==> flow/design.v <==
`default_nettype none
`timescale 1 ns / 1 ps
module ll_udp_skidbuffer #(
    parameter   REG_OUTPUT = 1,
    parameter   DATA_WIDTH = 64
)(
    input   wire                       i_clk,
    input   wire                       i_reset,
    input   wire                       i_valid,
    output  reg                        o_ready,    
    input   wire      [DATA_WIDTH-1:0] i_data,
	input   wire  [(DATA_WIDTH/8)-1:0] i_keep,
	input   wire                       i_last,
	input   wire                       i_user,
    output  reg                        o_valid,
	input   wire                       i_ready,
    output  reg       [DATA_WIDTH-1:0] o_data,
	output  reg   [(DATA_WIDTH/8)-1:0] o_keep,
	output  reg                        o_last,
	output  reg                        o_user
);
logic                      r_valid;
logic     [DATA_WIDTH-1:0] r_data;
logic [(DATA_WIDTH/8)-1:0] r_keep;
logic                      r_last;
logic                      r_user;
always_ff @(posedge i_clk) begin
    if (i_reset) begin
        r_valid <= 0;
    end
    else if ((i_valid && o_ready) && (o_valid && !i_ready)) begin
        r_valid <= 1;
    end
    else if (i_ready) begin
        r_valid <= 0;
    end
end
always_ff @(posedge i_clk) begin
    if (i_reset) begin
        r_data <= '0;
		r_keep <= '0;
		r_last <= 1'b0;
		r_user <= 1'b0;
	end
    else if((!REG_OUTPUT || i_valid) && o_ready) begin
        r_data <= i_data;
		r_keep <= i_keep;
		r_last <= i_last;
		r_user <= i_user;
    end
end
always_comb begin
    o_ready = !r_valid;
end
if (!REG_OUTPUT) begin : NET_OUTPUT
    always_comb begin
        o_valid = !i_reset && (i_valid || r_valid);
    end
    always_comb begin
        if (r_valid) begin
            o_data = r_data;
			o_keep = r_keep;
			o_last = r_last;
			o_user = r_user;
        end
        else if (i_valid) begin
            o_data = i_data;
			o_keep = i_keep;
			o_last = i_last;
			o_user = i_user;
        end
        else begin
            o_data = '0;
			o_keep = '0;
			o_last = 1'b0;
			o_user = 1'b0;
        end
    end
end
else begin : REG_OUT
    always @(posedge i_clk) begin
        if (i_reset) begin
            o_valid <= 0;
        end
        else if (!o_valid || i_ready) begin
            o_valid <= (i_valid || r_valid);
        end
    end
    always @(posedge i_clk) begin
        if (i_reset) begin
            o_data <= '0;
			o_keep <= '0;
			o_last <= 1'b0;
			o_user <= 1'b0;
        end
        else if (!o_valid || i_ready) begin
            if (r_valid) begin
                o_data <= r_data;
				o_keep <= r_keep;
				o_last <= r_last;
				o_user <= r_user;
            end
            else if (i_valid) begin
                o_data <= i_data;
				o_keep <= i_keep;
				o_last <= i_last;
				o_user <= i_user;
            end
            else begin
                o_data <= '0;
				o_keep <= '0;
				o_last <= 1'b0;
				o_user <= 1'b0;
            end
        end
    end
end
endmodule
`timescale 1 ns / 1 ps
module udp_ll_axis_reg_slice_64 (
  input  wire          aclk,
  input  wire          aresetn,
  input  wire          s_axis_tvalid,
  output wire          s_axis_tready,
  input  wire  [63:0]  s_axis_tdata,
  input  wire   [7:0]  s_axis_tkeep,
  input  wire          s_axis_tlast,
  input  wire          s_axis_tuser,
  output wire          m_axis_tvalid,
  input  wire          m_axis_tready,
  output wire  [63:0]  m_axis_tdata,
  output wire   [7:0]  m_axis_tkeep,
  output wire          m_axis_tlast,
  output wire          m_axis_tuser
);
ll_udp_skidbuffer #(
    .REG_OUTPUT (1),
    .DATA_WIDTH (64)
) slice_i (
    .i_clk   (aclk),
    .i_reset (!aresetn),
    .i_valid (s_axis_tvalid),
    .o_ready (s_axis_tready),
    .i_data  (s_axis_tdata),
    .i_keep  (s_axis_tkeep),
    .i_last  (s_axis_tlast),
    .i_user  (s_axis_tuser),
    .o_valid (m_axis_tvalid),
    .i_ready (m_axis_tready),
    .o_data  (m_axis_tdata),
    .o_keep  (m_axis_tkeep),
    .o_last  (m_axis_tlast),
    .o_user  (m_axis_tuser)
);
endmodule
module udp_ll_reg_slice_256 (
  input  wire          aclk,
  input  wire          aresetn,
  input  wire          s_axis_tvalid,
  output wire          s_axis_tready,
  input  wire [255:0]  s_axis_tdata,
  input  wire  [31:0]  s_axis_tkeep,
  input  wire          s_axis_tlast,
  input  wire          s_axis_tuser,
  output wire          m_axis_tvalid,
  input  wire          m_axis_tready,
  output wire [255:0]  m_axis_tdata,
  output wire  [31:0]  m_axis_tkeep,
  output wire          m_axis_tlast,
  output wire          m_axis_tuser
);
wire [79:0] used_q;
wire  [9:0] unused_keep;
wire        unused_last;
wire        unused_user;
ll_udp_skidbuffer #(
    .REG_OUTPUT (1),
    .DATA_WIDTH (80)
) slice_i (
    .i_clk   (aclk),
    .i_reset (!aresetn),
    .i_valid (s_axis_tvalid),
    .o_ready (s_axis_tready),
    .i_data  ({s_axis_tdata[80+:32], s_axis_tdata[0+:48]}),
    .i_keep  (10'd0),
    .i_last  (1'b0),
    .i_user  (1'b0),
    .o_valid (m_axis_tvalid),
    .i_ready (m_axis_tready),
    .o_data  (used_q),
    .o_keep  (unused_keep),
    .o_last  (unused_last),
    .o_user  (unused_user)
);
assign m_axis_tdata = {144'd0, used_q[48+:32], 32'd0, used_q[0+:48]};
assign m_axis_tkeep = 32'd0;
assign m_axis_tlast = 1'b0;
assign m_axis_tuser = 1'b0;
endmodule
`default_nettype none
`timescale 1 ns / 1 ps
module udp_tx (
    input  wire           ap_clk,
    input  wire           ap_rst_n,
    input  wire           s_axis_tx_data_tvalid,
    output logic          s_axis_tx_data_tready,
    input  wire   [63:0]  s_axis_tx_data_tdata,
    input  wire    [7:0]  s_axis_tx_data_tkeep,
    input  wire    [7:0]  s_axis_tx_data_tstrb,
    input  wire           s_axis_tx_data_tlast,
    input  wire           s_axis_tx_meta_tvalid,
    output wire           s_axis_tx_meta_tready,
    input  wire  [255:0]  s_axis_tx_meta_tdata,
    input  wire   [31:0]  s_axis_tx_meta_tkeep,
    input  wire   [31:0]  s_axis_tx_meta_tstrb,
    input  wire           s_axis_tx_meta_tlast,
    output logic          m_axis_iph_data_tvalid,
    input  wire           m_axis_iph_data_tready,
    output logic  [63:0]  m_axis_iph_data_tdata,
    output logic   [7:0]  m_axis_iph_data_tkeep,
    output logic          m_axis_iph_data_tlast,
    output logic          m_axis_iph_meta_tvalid,
    input  wire           m_axis_iph_meta_tready,
    output logic  [63:0]  m_axis_iph_meta_tdata,  
    output logic  [31:0]  datagrams_transmitted
);
typedef enum logic[1:0] {IDLE           = 2'b00,
                         WAIT_RDY       = 2'b01,
                         PROCESS_DATA   = 2'b10} udp_stateCoding_t;
udp_stateCoding_t state;
udp_stateCoding_t next_state;
logic             eof;
logic  [31:0]     dst_addr;
logic  [15:0]     dst_port;
logic  [31:0]     src_addr;
logic  [15:0]     src_port;
logic  [15:0]     length;
logic  [63:0]     store_header;
logic             axis_data_tvalid;
logic             axis_data_tready;
logic  [63:0]     axis_data_tdata;
logic   [7:0]     axis_data_tkeep;
logic             axis_data_tlast;
logic             axis_tx_meta_tready;
logic             axis_tx_meta_tvalid;
logic [255:0]     axis_tx_meta_tdata;
udp_ll_axis_reg_slice_64 tx_data_reg_slice (
  .aclk          (ap_clk),                  
  .aresetn       (ap_rst_n),             
  .s_axis_tvalid (s_axis_tx_data_tvalid), 
  .s_axis_tready (s_axis_tx_data_tready),
  .s_axis_tdata  (s_axis_tx_data_tdata),
  .s_axis_tkeep  (s_axis_tx_data_tkeep),
  .s_axis_tlast  (s_axis_tx_data_tlast),
  .s_axis_tuser  (1'b0),
  .m_axis_tvalid (axis_data_tvalid),
  .m_axis_tready (axis_data_tready),
  .m_axis_tdata  (axis_data_tdata),
  .m_axis_tkeep  (axis_data_tkeep),
  .m_axis_tlast  (axis_data_tlast),
  .m_axis_tuser  ()
);
udp_ll_reg_slice_256 tx_meta_reg_slice (
  .aclk          (ap_clk),                  
  .aresetn       (ap_rst_n),             
  .s_axis_tvalid (s_axis_tx_meta_tvalid), 
  .s_axis_tready (s_axis_tx_meta_tready),
  .s_axis_tdata  (s_axis_tx_meta_tdata),
  .s_axis_tkeep  (s_axis_tx_meta_tkeep),
  .s_axis_tlast  (s_axis_tx_meta_tlast),
  .s_axis_tuser  (1'b0),
  .m_axis_tvalid (axis_tx_meta_tvalid),
  .m_axis_tready (axis_tx_meta_tready),
  .m_axis_tdata  (axis_tx_meta_tdata),
  .m_axis_tkeep  (),
  .m_axis_tlast  (),
  .m_axis_tuser  ()
);
assign eof = axis_data_tlast && axis_data_tvalid && m_axis_iph_data_tready;
assign axis_tx_meta_tready = (state == IDLE) && m_axis_iph_meta_tready;
always_comb begin
    if (state == PROCESS_DATA) begin
        axis_data_tready = m_axis_iph_data_tready;
    end    
    else begin
        axis_data_tready = 1'b0;
    end
end
always_comb
begin
    next_state = state;
    case(state)
        IDLE: begin
            if (axis_tx_meta_tvalid && m_axis_iph_meta_tready) begin
                if (m_axis_iph_data_tready) begin
                    next_state = PROCESS_DATA;
                end
                else begin
                    next_state = WAIT_RDY;
                end
            end
        end
        WAIT_RDY: begin
            if ((store_header[32+:16] == 16'h0800) && m_axis_iph_data_tready) begin
                next_state = IDLE;
            end            
            else if (m_axis_iph_data_tready) begin
                next_state = PROCESS_DATA;
            end
        end
        PROCESS_DATA: begin
            if (eof) begin
                next_state = IDLE;
            end
        end        
        default : next_state  = IDLE;
    endcase
end
always_ff @(posedge ap_clk) begin
    if(!ap_rst_n) begin
        state <= IDLE;
    end
    else begin
        state <= next_state;
    end
end
assign dst_addr = axis_tx_meta_tdata[0+:32];
assign dst_port = {axis_tx_meta_tdata[32+:8], axis_tx_meta_tdata[40+:8]};
assign src_addr = axis_tx_meta_tdata[48+:32];
assign src_port = {axis_tx_meta_tdata[80+:8], axis_tx_meta_tdata[88+:8]};
assign length   = axis_tx_meta_tdata[96+:16] + 8;
assign m_axis_iph_meta_tdata  = {length, dst_addr};
assign m_axis_iph_meta_tvalid = axis_tx_meta_tvalid;
always_ff @(posedge ap_clk) begin
    if (axis_tx_meta_tvalid && (state == IDLE)) begin
        store_header <= {16'h0000, length[0+:8], length[8+:8], dst_port, src_port};
    end
end
always_comb
begin
    m_axis_iph_data_tdata = 32'd0;
    case (state)
        IDLE: begin
            m_axis_iph_data_tdata = {16'h0000, length[0+:8], length[8+:8], dst_port, src_port};            
        end
        WAIT_RDY: begin
            m_axis_iph_data_tdata = store_header;        
        end
        PROCESS_DATA: begin
            m_axis_iph_data_tdata = axis_data_tdata;
        end
        default: m_axis_iph_data_tdata = 32'd0;
    endcase
end
always_comb begin
    if (state == IDLE && next_state == IDLE) begin
        m_axis_iph_data_tvalid = 1'b0;
        m_axis_iph_data_tkeep  = '0;        
    end
    else if (state == IDLE && (next_state == WAIT_RDY || next_state == PROCESS_DATA)) begin
        m_axis_iph_data_tvalid = 1'b1;
        m_axis_iph_data_tkeep  = '1;
    end
    else if (state == WAIT_RDY) begin
        m_axis_iph_data_tvalid = 1'b1;
        m_axis_iph_data_tkeep  = '1;
    end   
    else begin
        m_axis_iph_data_tvalid = axis_data_tvalid;
        m_axis_iph_data_tkeep  = axis_data_tkeep;
    end
end
always_comb begin
    if (state != IDLE && next_state == IDLE) begin
        m_axis_iph_data_tlast = 1'b1;
    end
    else begin
        m_axis_iph_data_tlast = 1'b0;
    end
end
always_ff @(posedge ap_clk) begin
    if(!ap_rst_n) begin
        datagrams_transmitted <= 32'd0;
    end
    else if (state != IDLE && next_state == IDLE) begin
        datagrams_transmitted <= datagrams_transmitted + 1;
    end
end
endmodule
`default_nettype none
`timescale 1 ns / 1 ps
module tx_ipv4 (
    input  wire             ap_clk,
    input  wire             ap_rst_n,
    input  wire  [31:0]     local_ipv4_addr,
    input  wire   [7:0]     protocol,
    input  wire             s_axis_udp_tvalid,
    output logic            s_axis_udp_tready,
    input  wire  [63:0]     s_axis_udp_tdata,
    input  wire   [7:0]     s_axis_udp_tkeep,
    input  wire             s_axis_udp_tlast,
    input wire              udp_meta_valid,
    output logic            udp_meta_ready,
    input wire   [47:0]     udp_meta_data,
    output logic            m_axis_ip_data_tvalid,
    input  wire             m_axis_ip_data_tready,
    output logic [63:0]     m_axis_ip_data_tdata,
    output logic  [7:0]     m_axis_ip_data_tkeep,
    output logic            m_axis_ip_data_tuser,
    output logic            m_axis_ip_data_tlast
);
localparam VERSION = 4'h4;
localparam IHL = 4'h5;  
localparam TTL = 8'h40;
localparam HEADER_W0 = 0;
localparam HEADER_W1 = 1;
localparam HEADER_W2 = 2;
typedef enum logic[2:0] {IDLE            = 3'b000,
                         WAIT_RDY        = 3'b001,
                         IP_HEADER       = 3'b010,
                         PAYLOAD         = 3'b011,
                         LOAD_LAST       = 3'b100} ip_stateCoding_t;
ip_stateCoding_t state;
ip_stateCoding_t next_state;
logic            axis_data_tvalid;
logic            axis_data_tready;
logic   [63:0]   axis_data_tdata;
logic    [7:0]   axis_data_tkeep;
logic            axis_data_tlast;
logic            udp_tvalid_r;
logic    [1:0]   hdr_cnt;
logic    [1:0]   hdr_cnt_next;
logic   [15:0]   ip_length;
logic   [15:0]   ip_length_r;
logic   [31:0]   dst_ip_addr_mangled;
logic   [95:0]   shift_ip_payload;
logic   [11:0]   shift_ip_keep;
logic   [95:0]   next_shift_ip_payload;
logic   [11:0]   next_shift_ip_keep;  
logic            eof;
logic            sop;
udp_ll_axis_reg_slice_64 tx_ipv4_reg_slice (
  .aclk          (ap_clk),                  
  .aresetn       (ap_rst_n),             
  .s_axis_tvalid (axis_data_tvalid), 
  .s_axis_tready (axis_data_tready),
  .s_axis_tdata  (axis_data_tdata),
  .s_axis_tkeep  (axis_data_tkeep),
  .s_axis_tlast  (axis_data_tlast),
  .s_axis_tuser  (1'b0),
  .m_axis_tvalid (m_axis_ip_data_tvalid),
  .m_axis_tready (m_axis_ip_data_tready),
  .m_axis_tdata  (m_axis_ip_data_tdata),
  .m_axis_tkeep  (m_axis_ip_data_tkeep),
  .m_axis_tlast  (m_axis_ip_data_tlast),
  .m_axis_tuser  (m_axis_ip_data_tuser)
);
always_ff @(posedge ap_clk) begin
    if ((state == IDLE) || (next_state == IDLE)) begin
        udp_meta_ready <= 1'b1;
    end
    else begin
        udp_meta_ready <= 1'b0;
    end
end
assign eof = s_axis_udp_tlast && s_axis_udp_tvalid && axis_data_tready;
assign ip_length = udp_meta_data[32+:16] + 20;
always_ff @(posedge ap_clk) begin
    if (udp_meta_valid && (state == IDLE)) begin
        ip_length_r <= ip_length;
        dst_ip_addr_mangled <= {udp_meta_data[0+:8], udp_meta_data[8+:8], udp_meta_data[16+:8], udp_meta_data[24+:8]};
    end
end
assign sop = (hdr_cnt == HEADER_W2) && (hdr_cnt_next == 2'h3);
always_comb
begin
    next_state = state;
    case(state)
        IDLE: begin
            if (udp_meta_valid) begin
                if (axis_data_tready) begin
                    next_state = IP_HEADER;
                end
                else begin
                    next_state = WAIT_RDY;
                end
            end
        end
        WAIT_RDY: begin
            if (axis_data_tready) begin
                next_state = IP_HEADER;
            end      
        end
        IP_HEADER: begin
            if (hdr_cnt_next == 2'h3 && s_axis_udp_tvalid && axis_data_tready) begin
                if (s_axis_udp_tlast) begin
                    next_state = LOAD_LAST;
                end
                else begin
                    next_state = PAYLOAD;
                end
            end
        end
        PAYLOAD: begin
            if (eof) begin
                if (s_axis_udp_tkeep[4] == 0) begin
                    next_state = IDLE;
                end
                else begin
                    next_state = LOAD_LAST;
                end
            end
        end
        LOAD_LAST: begin
            if (axis_data_tready) begin
                next_state = IDLE;
            end                   
        end
    default : next_state  = IDLE;
  endcase         
end
always_ff @(posedge ap_clk) begin
    if(!ap_rst_n) begin
        state <= IDLE;
    end
    else begin
        state <= next_state;
    end
end
always_ff @(posedge ap_clk) begin
    case (next_state)
        IDLE: begin
            hdr_cnt <= 2'b00;
        end    
        IP_HEADER: begin
            if (axis_data_tvalid && axis_data_tready) begin
                hdr_cnt <= hdr_cnt_next;
            end
        end
        PAYLOAD: begin
            hdr_cnt <= 2'b11;
        end
        LOAD_LAST: begin
            hdr_cnt <= 2'b11;
        end        
        default: hdr_cnt <= 2'b00;
    endcase    
end
assign hdr_cnt_next = hdr_cnt + 'd1;
always_ff @(posedge ap_clk) begin
    if (sop) begin
        shift_ip_payload[64+:32] <= s_axis_udp_tdata[32+:32];
        shift_ip_keep[8+:4]      <= s_axis_udp_tkeep[4+:4];
        udp_tvalid_r     <= s_axis_udp_tvalid;
    end
    else if (s_axis_udp_tvalid && axis_data_tready) begin
        shift_ip_payload[64+:32] <= next_shift_ip_payload[64+:32];
        shift_ip_keep[8+:4]      <= next_shift_ip_keep[8+:4];
        udp_tvalid_r     <= 1'b1;
    end
end
assign next_shift_ip_payload = {s_axis_udp_tdata, shift_ip_payload[64+:32]};
assign next_shift_ip_keep    = {s_axis_udp_tkeep, shift_ip_keep[8+:4]};
always_comb begin
    axis_data_tdata   = 32'd0;
    axis_data_tkeep   = 4'h0;
    s_axis_udp_tready = 1'b0;
    axis_data_tvalid  = 1'b0;       
    case (state)
        IDLE: begin
            axis_data_tdata   = {32'h00000000, ip_length[0+:8], ip_length[8+:8], 8'h00, VERSION, IHL};
            axis_data_tkeep   = 8'hFF;
            s_axis_udp_tready = 1'b0;
            axis_data_tvalid  =  udp_meta_valid;           
        end
        WAIT_RDY: begin
            axis_data_tdata   = {32'h00000000, ip_length_r[0+:8], ip_length_r[8+:8], 8'h00, VERSION, IHL};
            axis_data_tkeep   = 8'hFF;
            s_axis_udp_tready = 1'b0;
            axis_data_tvalid  =  1'b1;              
        end
        IP_HEADER: begin
            case (hdr_cnt)
                HEADER_W1: begin
                    axis_data_tdata   = {local_ipv4_addr, 16'h0000, protocol, TTL};
                    axis_data_tkeep   = 8'hFF;
                    s_axis_udp_tready = 1'b0;
                    axis_data_tvalid  =  1'b1;
                end
                HEADER_W2: begin
                    axis_data_tdata = {s_axis_udp_tdata[0+:32], dst_ip_addr_mangled};
                    axis_data_tkeep[0+:4] = 4'hF;
                    axis_data_tkeep[4+:4] = s_axis_udp_tkeep[0+:4];
                    s_axis_udp_tready     = axis_data_tready; 
                    axis_data_tvalid      = s_axis_udp_tvalid;
                end
            endcase
        end
        PAYLOAD: begin
            axis_data_tdata   = next_shift_ip_payload[0+:64];
            axis_data_tkeep   = next_shift_ip_keep[0+:8];
            s_axis_udp_tready = axis_data_tready;
            axis_data_tvalid  = udp_tvalid_r && s_axis_udp_tvalid;  
        end
        LOAD_LAST: begin
            axis_data_tdata[0+:32]  = shift_ip_payload[64+:32];
            axis_data_tdata[32+:32] = 32'h00000000;
            axis_data_tkeep[0+:4]   = shift_ip_keep[8+:4];
            axis_data_tkeep[4+:4]   = 4'h0;
            s_axis_udp_tready       = 1'b0;  
            axis_data_tvalid        = udp_tvalid_r;  
        end        
        default: begin
            axis_data_tdata   = 32'd0;
            axis_data_tkeep   = 4'h0;
            s_axis_udp_tready = 1'b0;
            axis_data_tvalid  = 1'b0;          
        end
    endcase
end
assign axis_data_tlast = (state != IDLE) && (next_state == IDLE);
endmodule
`default_nettype none
`timescale 1 ns / 1 ps
module udp_ipv4_tx (
    input  wire             ap_clk,
    input  wire             ap_rst_n,
    input  wire  [31:0]     my_ip_addr,
    input  wire   [7:0]     ip_protocol,
    input  wire             s_axis_tx_meta_tvalid,
    output wire             s_axis_tx_meta_tready,
    input  wire [255:0]     s_axis_tx_meta_tdata,
    input  wire             s_axis_tx_data_tvalid,
    output wire             s_axis_tx_data_tready,
    input  wire  [63:0]     s_axis_tx_data_tdata,
    input  wire   [7:0]     s_axis_tx_data_tkeep,
    input  wire             s_axis_tx_data_tlast,
    output wire             m_axis_tx_data_tvalid,
    input  wire             m_axis_tx_data_tready,
    output wire   [63:0]    m_axis_tx_data_tdata,
    output wire    [7:0]    m_axis_tx_data_tkeep,
    output wire             m_axis_tx_data_tlast,
    output wire   [31:0]    datagrams_transmitted
);
wire            tx_udp2ip_data_tvalid;
wire            tx_udp2ip_data_tready;
wire [63:0]     tx_udp2ip_data_tdata;
wire  [7:0]     tx_udp2ip_data_tkeep;
wire            tx_udp2ip_data_tlast;
wire            tx_udp2ip_meta_tvalid;
wire [63:0]     tx_udp2ip_meta_tdata;
wire            tx_udp2ip_meta_tready;
udp_tx udp_tx_i (
    .ap_clk                       (ap_clk),
    .ap_rst_n                     (ap_rst_n),
    .s_axis_tx_data_tvalid        (s_axis_tx_data_tvalid),
    .s_axis_tx_data_tready        (s_axis_tx_data_tready),
    .s_axis_tx_data_tdata         (s_axis_tx_data_tdata),
    .s_axis_tx_data_tkeep         (s_axis_tx_data_tkeep),
    .s_axis_tx_data_tstrb         (8'h00),
    .s_axis_tx_data_tlast         (s_axis_tx_data_tlast),
    .s_axis_tx_meta_tvalid        (s_axis_tx_meta_tvalid),
    .s_axis_tx_meta_tready        (s_axis_tx_meta_tready),
    .s_axis_tx_meta_tdata         (s_axis_tx_meta_tdata),
    .s_axis_tx_meta_tkeep         (32'h00000000),
    .s_axis_tx_meta_tstrb         (32'h00000000),
    .s_axis_tx_meta_tlast         (1'b0),
    .m_axis_iph_data_tvalid       (tx_udp2ip_data_tvalid),
    .m_axis_iph_data_tready       (tx_udp2ip_data_tready),
    .m_axis_iph_data_tdata        (tx_udp2ip_data_tdata),
    .m_axis_iph_data_tkeep        (tx_udp2ip_data_tkeep),
    .m_axis_iph_data_tlast        (tx_udp2ip_data_tlast),
    .m_axis_iph_meta_tvalid       (tx_udp2ip_meta_tvalid),
    .m_axis_iph_meta_tready       (tx_udp2ip_meta_tready),
    .m_axis_iph_meta_tdata        (tx_udp2ip_meta_tdata),
    .datagrams_transmitted        (datagrams_transmitted)
);
tx_ipv4 tx_ipv4_i (
    .ap_clk                  (ap_clk),
    .ap_rst_n                (ap_rst_n),
    .local_ipv4_addr         (my_ip_addr),
    .protocol                (ip_protocol),
    .s_axis_udp_tvalid       (tx_udp2ip_data_tvalid),
    .s_axis_udp_tready       (tx_udp2ip_data_tready),
    .s_axis_udp_tdata        (tx_udp2ip_data_tdata),
    .s_axis_udp_tkeep        (tx_udp2ip_data_tkeep),
    .s_axis_udp_tlast        (tx_udp2ip_data_tlast),
    .udp_meta_valid          (tx_udp2ip_meta_tvalid),
    .udp_meta_ready          (tx_udp2ip_meta_tready),
    .udp_meta_data           (tx_udp2ip_meta_tdata[47:0]),
    .m_axis_ip_data_tvalid   (m_axis_tx_data_tvalid),
    .m_axis_ip_data_tready   (m_axis_tx_data_tready),
    .m_axis_ip_data_tdata    (m_axis_tx_data_tdata),
    .m_axis_ip_data_tkeep    (m_axis_tx_data_tkeep),
    .m_axis_ip_data_tuser    (),
    .m_axis_ip_data_tlast    (m_axis_tx_data_tlast)
);
endmodule
# From RTL to reports: udp_ipv4_tx
# Tool output for the design above, in the order of the flow.
# Lines are those of the file above, counted from 1.
# Operators: Yosys type, input widths -> output width; for muxes data width and select width s.
# Library cell names are shortened.
# Not given: n/a
# inputs
top_module,udp_ipv4_tx
clk_port,ap_clk
lib,sky130hd
pvt_corner,tt_025C_1v80

# Word-level counts
# Source: Yosys, flattened and elaborated, memories not mapped. Widths are those after wreduce. Registers that Yosys merges into a memory's read port (data or address) are not register bits. Print and check cells do not count. Equal cells are merged and count once.
# op_classes
n_addsub,4
equal,16
n_mux,64
reduce_and_logical,58
# ops
op,count
$mux 64,4
$pmux 64 s3,1
$mux 80,2
$pmux 64 s2,1
$pmux 32 s4,1
$pmux 32 s2,1
$mux 32,2
$mux 8,7
$add 32x1->32 const B,1
$logic_and 1x1->1,27
$pmux 4 s3,2
$mux 3,7
$mux 1,19
$eq 16x12->1 const B,1
$add 16x4->16 const B,1
$add 16x5->16 const B,1
$pmux 3 s5,1
$mux 2,7
$eq 3x2->1 const B,4
$mux 4,3
$reduce_bool 2->1,5
$logic_not 1->1,9
$logic_or 1x1->1,8
$eq 2x2->1 const B,4
$reduce_or 2->1,4
$pmux 4 s2,1
$eq 2x1->1 const B,3
$eq 3x3->1 const B,2
# Not listed: further kinds 10, cells in them 13.
# word_totals
reg_bits,631
output_inout_bits,108
elab_cells,173

# Longest topological paths
# Yosys ltp: most cells in a row. Word level: on the elaborated netlist, between registers, memories and ports. Mapped: between sequential cells and ports; inverters and the memories' decode and read muxes count.
# depth
word_depth,19
abc_area,1
depth_mapped,20
ltp_nobuf,19

# After synthesis
# The flow's flattened synthesis, as Yosys stat reports it; memories are mapped. The netlist is that of the ABC_AREA named above (0 if unset); the other value can give another one.
# The area totals of this step are shown rounded.
# mapped
cells,3058
synth_area_um2,25000
sequential_area_um2,14000
flip_flops,631
buf_cells,214
# by_type
cell,count,area_total_um2
dfxtp_1,496,9.93E+03
edfxtp_1,135,4.05E+03
nand2_1,862,3.24E+03
a21oi_1,417,2.09E+03
o21ai_0,254,1.27E+03
a31oi_1,119,744.464
clkbuf_1,169,634.358
nor2_1,133,499.229
inv_1,114,427.91
nand3_1,80,400.384
a311oi_1,38,332.819
a22oi_1,29,217.709
a22o_1,21,183.926
xor2_1,14,122.618
nor3_1,21,105.101
ha_1,8,100.096
nand4_1,16,100.096
o221ai_1,11,96.342
# Other cell types: 29; their cells: 121.

# Worst setup path after synthesis
# Source: OpenSTA report_checks on the synthesized netlist (no wires, ideal clock, input and output delay 20% of the period each), path of least setup slack; recovery checks are left aside. Register names are those of the netlist, which keeps one name where synthesis merged equal registers.
# synth_timing
kind,reg2reg
startpoint,reg tx_ipv4_i.state[0]
endpoint,reg tx_ipv4_i.hdr_cnt[0]
clock_period_ps,5000
launch_ps,0
arrival_ps,3554
required_time_ps,4700
setup_slack_ps,1145
delay_ps,3854
path_stages,13
period_less_setup_slack_ps,3855
# "delay_ps" is the arrival time less input delay plus setup time.
# "path_stages" counts driving pins, that of a launching flip-flop among them; a cell with two outputs on the path counts twice.
# "period_less_setup_slack_ps" is the clock period less the worst setup slack; recovery checks do not enter. This is arithmetic on one report: input and output delays are still those of the set period (20% each).
# Between the ends stands the longest chain of elaborated cells between them, by number of cells; it is not shown to be the way that was timed. Of several equally long chains one is given.
# Each line given opens the expression or statement behind the cell; cells for indexed reads and writes are added by Yosys, which also makes memories of some case tables.
# At most two assigning lines are given for a register; there are more.
# The path ends at the enable pin of a flip-flop; only ways to that pin are counted.
# synth_via
cell_sequence,dfxtp_1 > nor2_2 > inv_2 > nor2_2 > inv_2 > nor2_1 > nor2_1 > nand2_1 > nor2_1 > nand2_2 > nand2_2 > buf_2 > nand3_1
elab_chain_cells,16
cells_between,44
# synth_lines
element,line,source
start: declaration,423,ip_stateCoding_t state;
start: assignment,524,state <= IDLE;
start: assignment,527,state <= next_state;
$eq 3x2->1,569,case (state)
$pmux 1 s2,569,
$logic_and 1x1->1,279,assign eof = axis_data_tlast && axis_data_tvalid && m_axis_iph_data_tready;
$mux 2,312,if (eof) begin
$pmux 2 s3,292,case(state)
$eq 2x1->1,360,else if (state == IDLE && (next_state == WAIT_RDY || next_state == PROCESS_DATA)) begin
$logic_or 1x1->1,360,
$logic_and 1x1->1,360,
$mux 1,360,
$mux 1,356,if (state == IDLE && next_state == IDLE) begin
$logic_and 1x1->1 x2,466,assign eof = s_axis_udp_tlast && s_axis_udp_tvalid && axis_data_tready;
$mux 3,505,if (eof) begin
$pmux 3 s5,478,case(state)
$eq 3x2->1,531,case (next_state)
$ne 2x1->1,n/a,
end: assignment,533,hdr_cnt <= 2'b00;
end: assignment,537,hdr_cnt <= hdr_cnt_next;
end: declaration,431,logic    [1:0]   hdr_cnt;

# Path in the finished layout
# Path of least setup slack in the final report of entry A (OpenROAD, finished layout, wires in). Where an end is a register, its clock arrival counts in the times.
# The report prints the path's times to 10 ps; the period is as set.
# layout_timing
kind,reg2reg
startpoint,reg udp_tx_i.store_header[41]
endpoint,reg udp_tx_i.datagrams_transmitted[27]
clock_period_ps,5820
launch_ps,610
arrival_ps,4110
required_time_ps,6290
setup_slack_ps,2180
path_stages,16
# Between the ends stands the longest chain of elaborated cells between them, by number of cells; it is not shown to be the way that was timed. Of several equally long chains one is given.
# layout_via
cell_sequence,edfxtp_1 > nor4_1 > nand2_1 > nor3_1 > o22ai_1 > a21oi_1 > ha_1 > inv_1 > nor2_2 > nand3_1 > nor3_1 > nand3_1 > inv_1 > nand2_1 > nor2_1 > nor3_1
elab_chain_cells,6
cells_between,6
# layout_lines
element,line,source
start: declaration,238,logic  [63:0]     store_header;
start: assignment,336,"store_header <= {16'h0000, length[0+:8], length[8+:8], dst_port, src_port};"
$eq 16x12->1,304,if ((store_header[32+:16] == 16'h0800) && m_axis_iph_data_tready) begin
$logic_and 1x1->1,304,
$mux 2,304,
$pmux 2 s3,292,case(state)
$logic_not 2->1,385,else if (state != IDLE && next_state == IDLE) begin
$logic_and 1x1->1,385,
end: assignment,383,datagrams_transmitted <= 32'd0;
end: assignment,386,datagrams_transmitted <= datagrams_transmitted + 1;
end: declaration,225,output logic  [31:0]  datagrams_transmitted

# Measured results for udp_ipv4_tx: 6 stored runs of the Yosys and OpenROAD flow on sky130hd. The settings differ; the order carries no meaning. The constraints put input and output delay at 20% of the set period each and load the outputs with 0.01 pF.
# By "clock_period_reached_ps" is meant the clock period of the run minus its worst setup slack. This is arithmetic on one report: input and output delays are still those of the set period (20% each).
# "worst_setup_path_time_ps": the worst setup path's part of the clock period (all of it between registers, 20% less for each end at a port) less its slack. A launch clock that arrives late makes it longer, a capture clock that arrives late makes it shorter.
# "totalPower_uw": no workload was simulated; the value follows from the tool's default switching activity.
# "worst_setup_path_time_ps" is known to 10 ps.
# The results are shown rounded.
# Settings: n/a = not set for that run.
run,ABC_AREA,CTS_CLUSTER_SIZE,GPL_ROUTABILITY_DRIVEN,GPL_TIMING_DRIVEN,MAX_ROUTING_LAYER,SETUP_SLACK_MARGIN,SLEW_MARGIN,TNS_END_PERCENT,period_ns,CAP_MARGIN,CORE_MARGIN,CORE_UTILIZATION,CELL_PAD_IN_SITES_DETAIL_PLACEMENT,CELL_PAD_IN_SITES_GLOBAL_PLACEMENT,CORE_ASPECT_RATIO,CTS_CLUSTER_DIAMETER,HOLD_SLACK_MARGIN,MIN_ROUTING_LAYER,PLACE_DENSITY_LB_ADDON,PLACE_DENSITY,timing.setup.tns_ps,timing.hold.ws_ps,ws_setup_ps,worst_setup_path_time_ps,critical_path_kind,final_die_area_um2,totalPower_uw,yosys_chip_area_um2,finish.utilization_pct,clock_period_reached_ps
entry A,1,41,0,0,met4,0.89,35,90,5.82,20,2,40,n/a,n/a,n/a,n/a,n/a,n/a,n/a,n/a,0,420,2200,3640,reg2reg,65000,12000,25000,51,3642
entry B,n/a,n/a,n/a,n/a,n/a,n/a,20,60,5.3,25,2,18,2,3,1.21,176,0.17,n/a,n/a,n/a,0,430,660,4640,reg2reg,140000,13000,26000,23,4643
entry C,1,31,1,n/a,met4,1.12,5,35,4.05,15,2,45,1,0,1.24,100,n/a,met1,0.26,n/a,0,430,960,3090,reg2reg,58000,14000,25000,56,3095
entry D,n/a,n/a,n/a,n/a,n/a,n/a,20,n/a,4.33,20,2,40,n/a,n/a,n/a,n/a,n/a,n/a,n/a,0.6,0,430,290,4040,reg2reg,66000,15000,26000,50,4040
entry E,1,n/a,0,0,met4,-0.27,35,90,5.82,20,2,40,n/a,n/a,n/a,n/a,n/a,n/a,n/a,n/a,0,420,2200,3640,reg2reg,65000,12000,25000,51,3642
entry F,1,12,0,0,met5,n/a,35,90,5.82,20,2,40,2,n/a,0.56,161,n/a,n/a,n/a,n/a,0,480,1100,4710,reg2reg,66000,12000,25000,50,4710
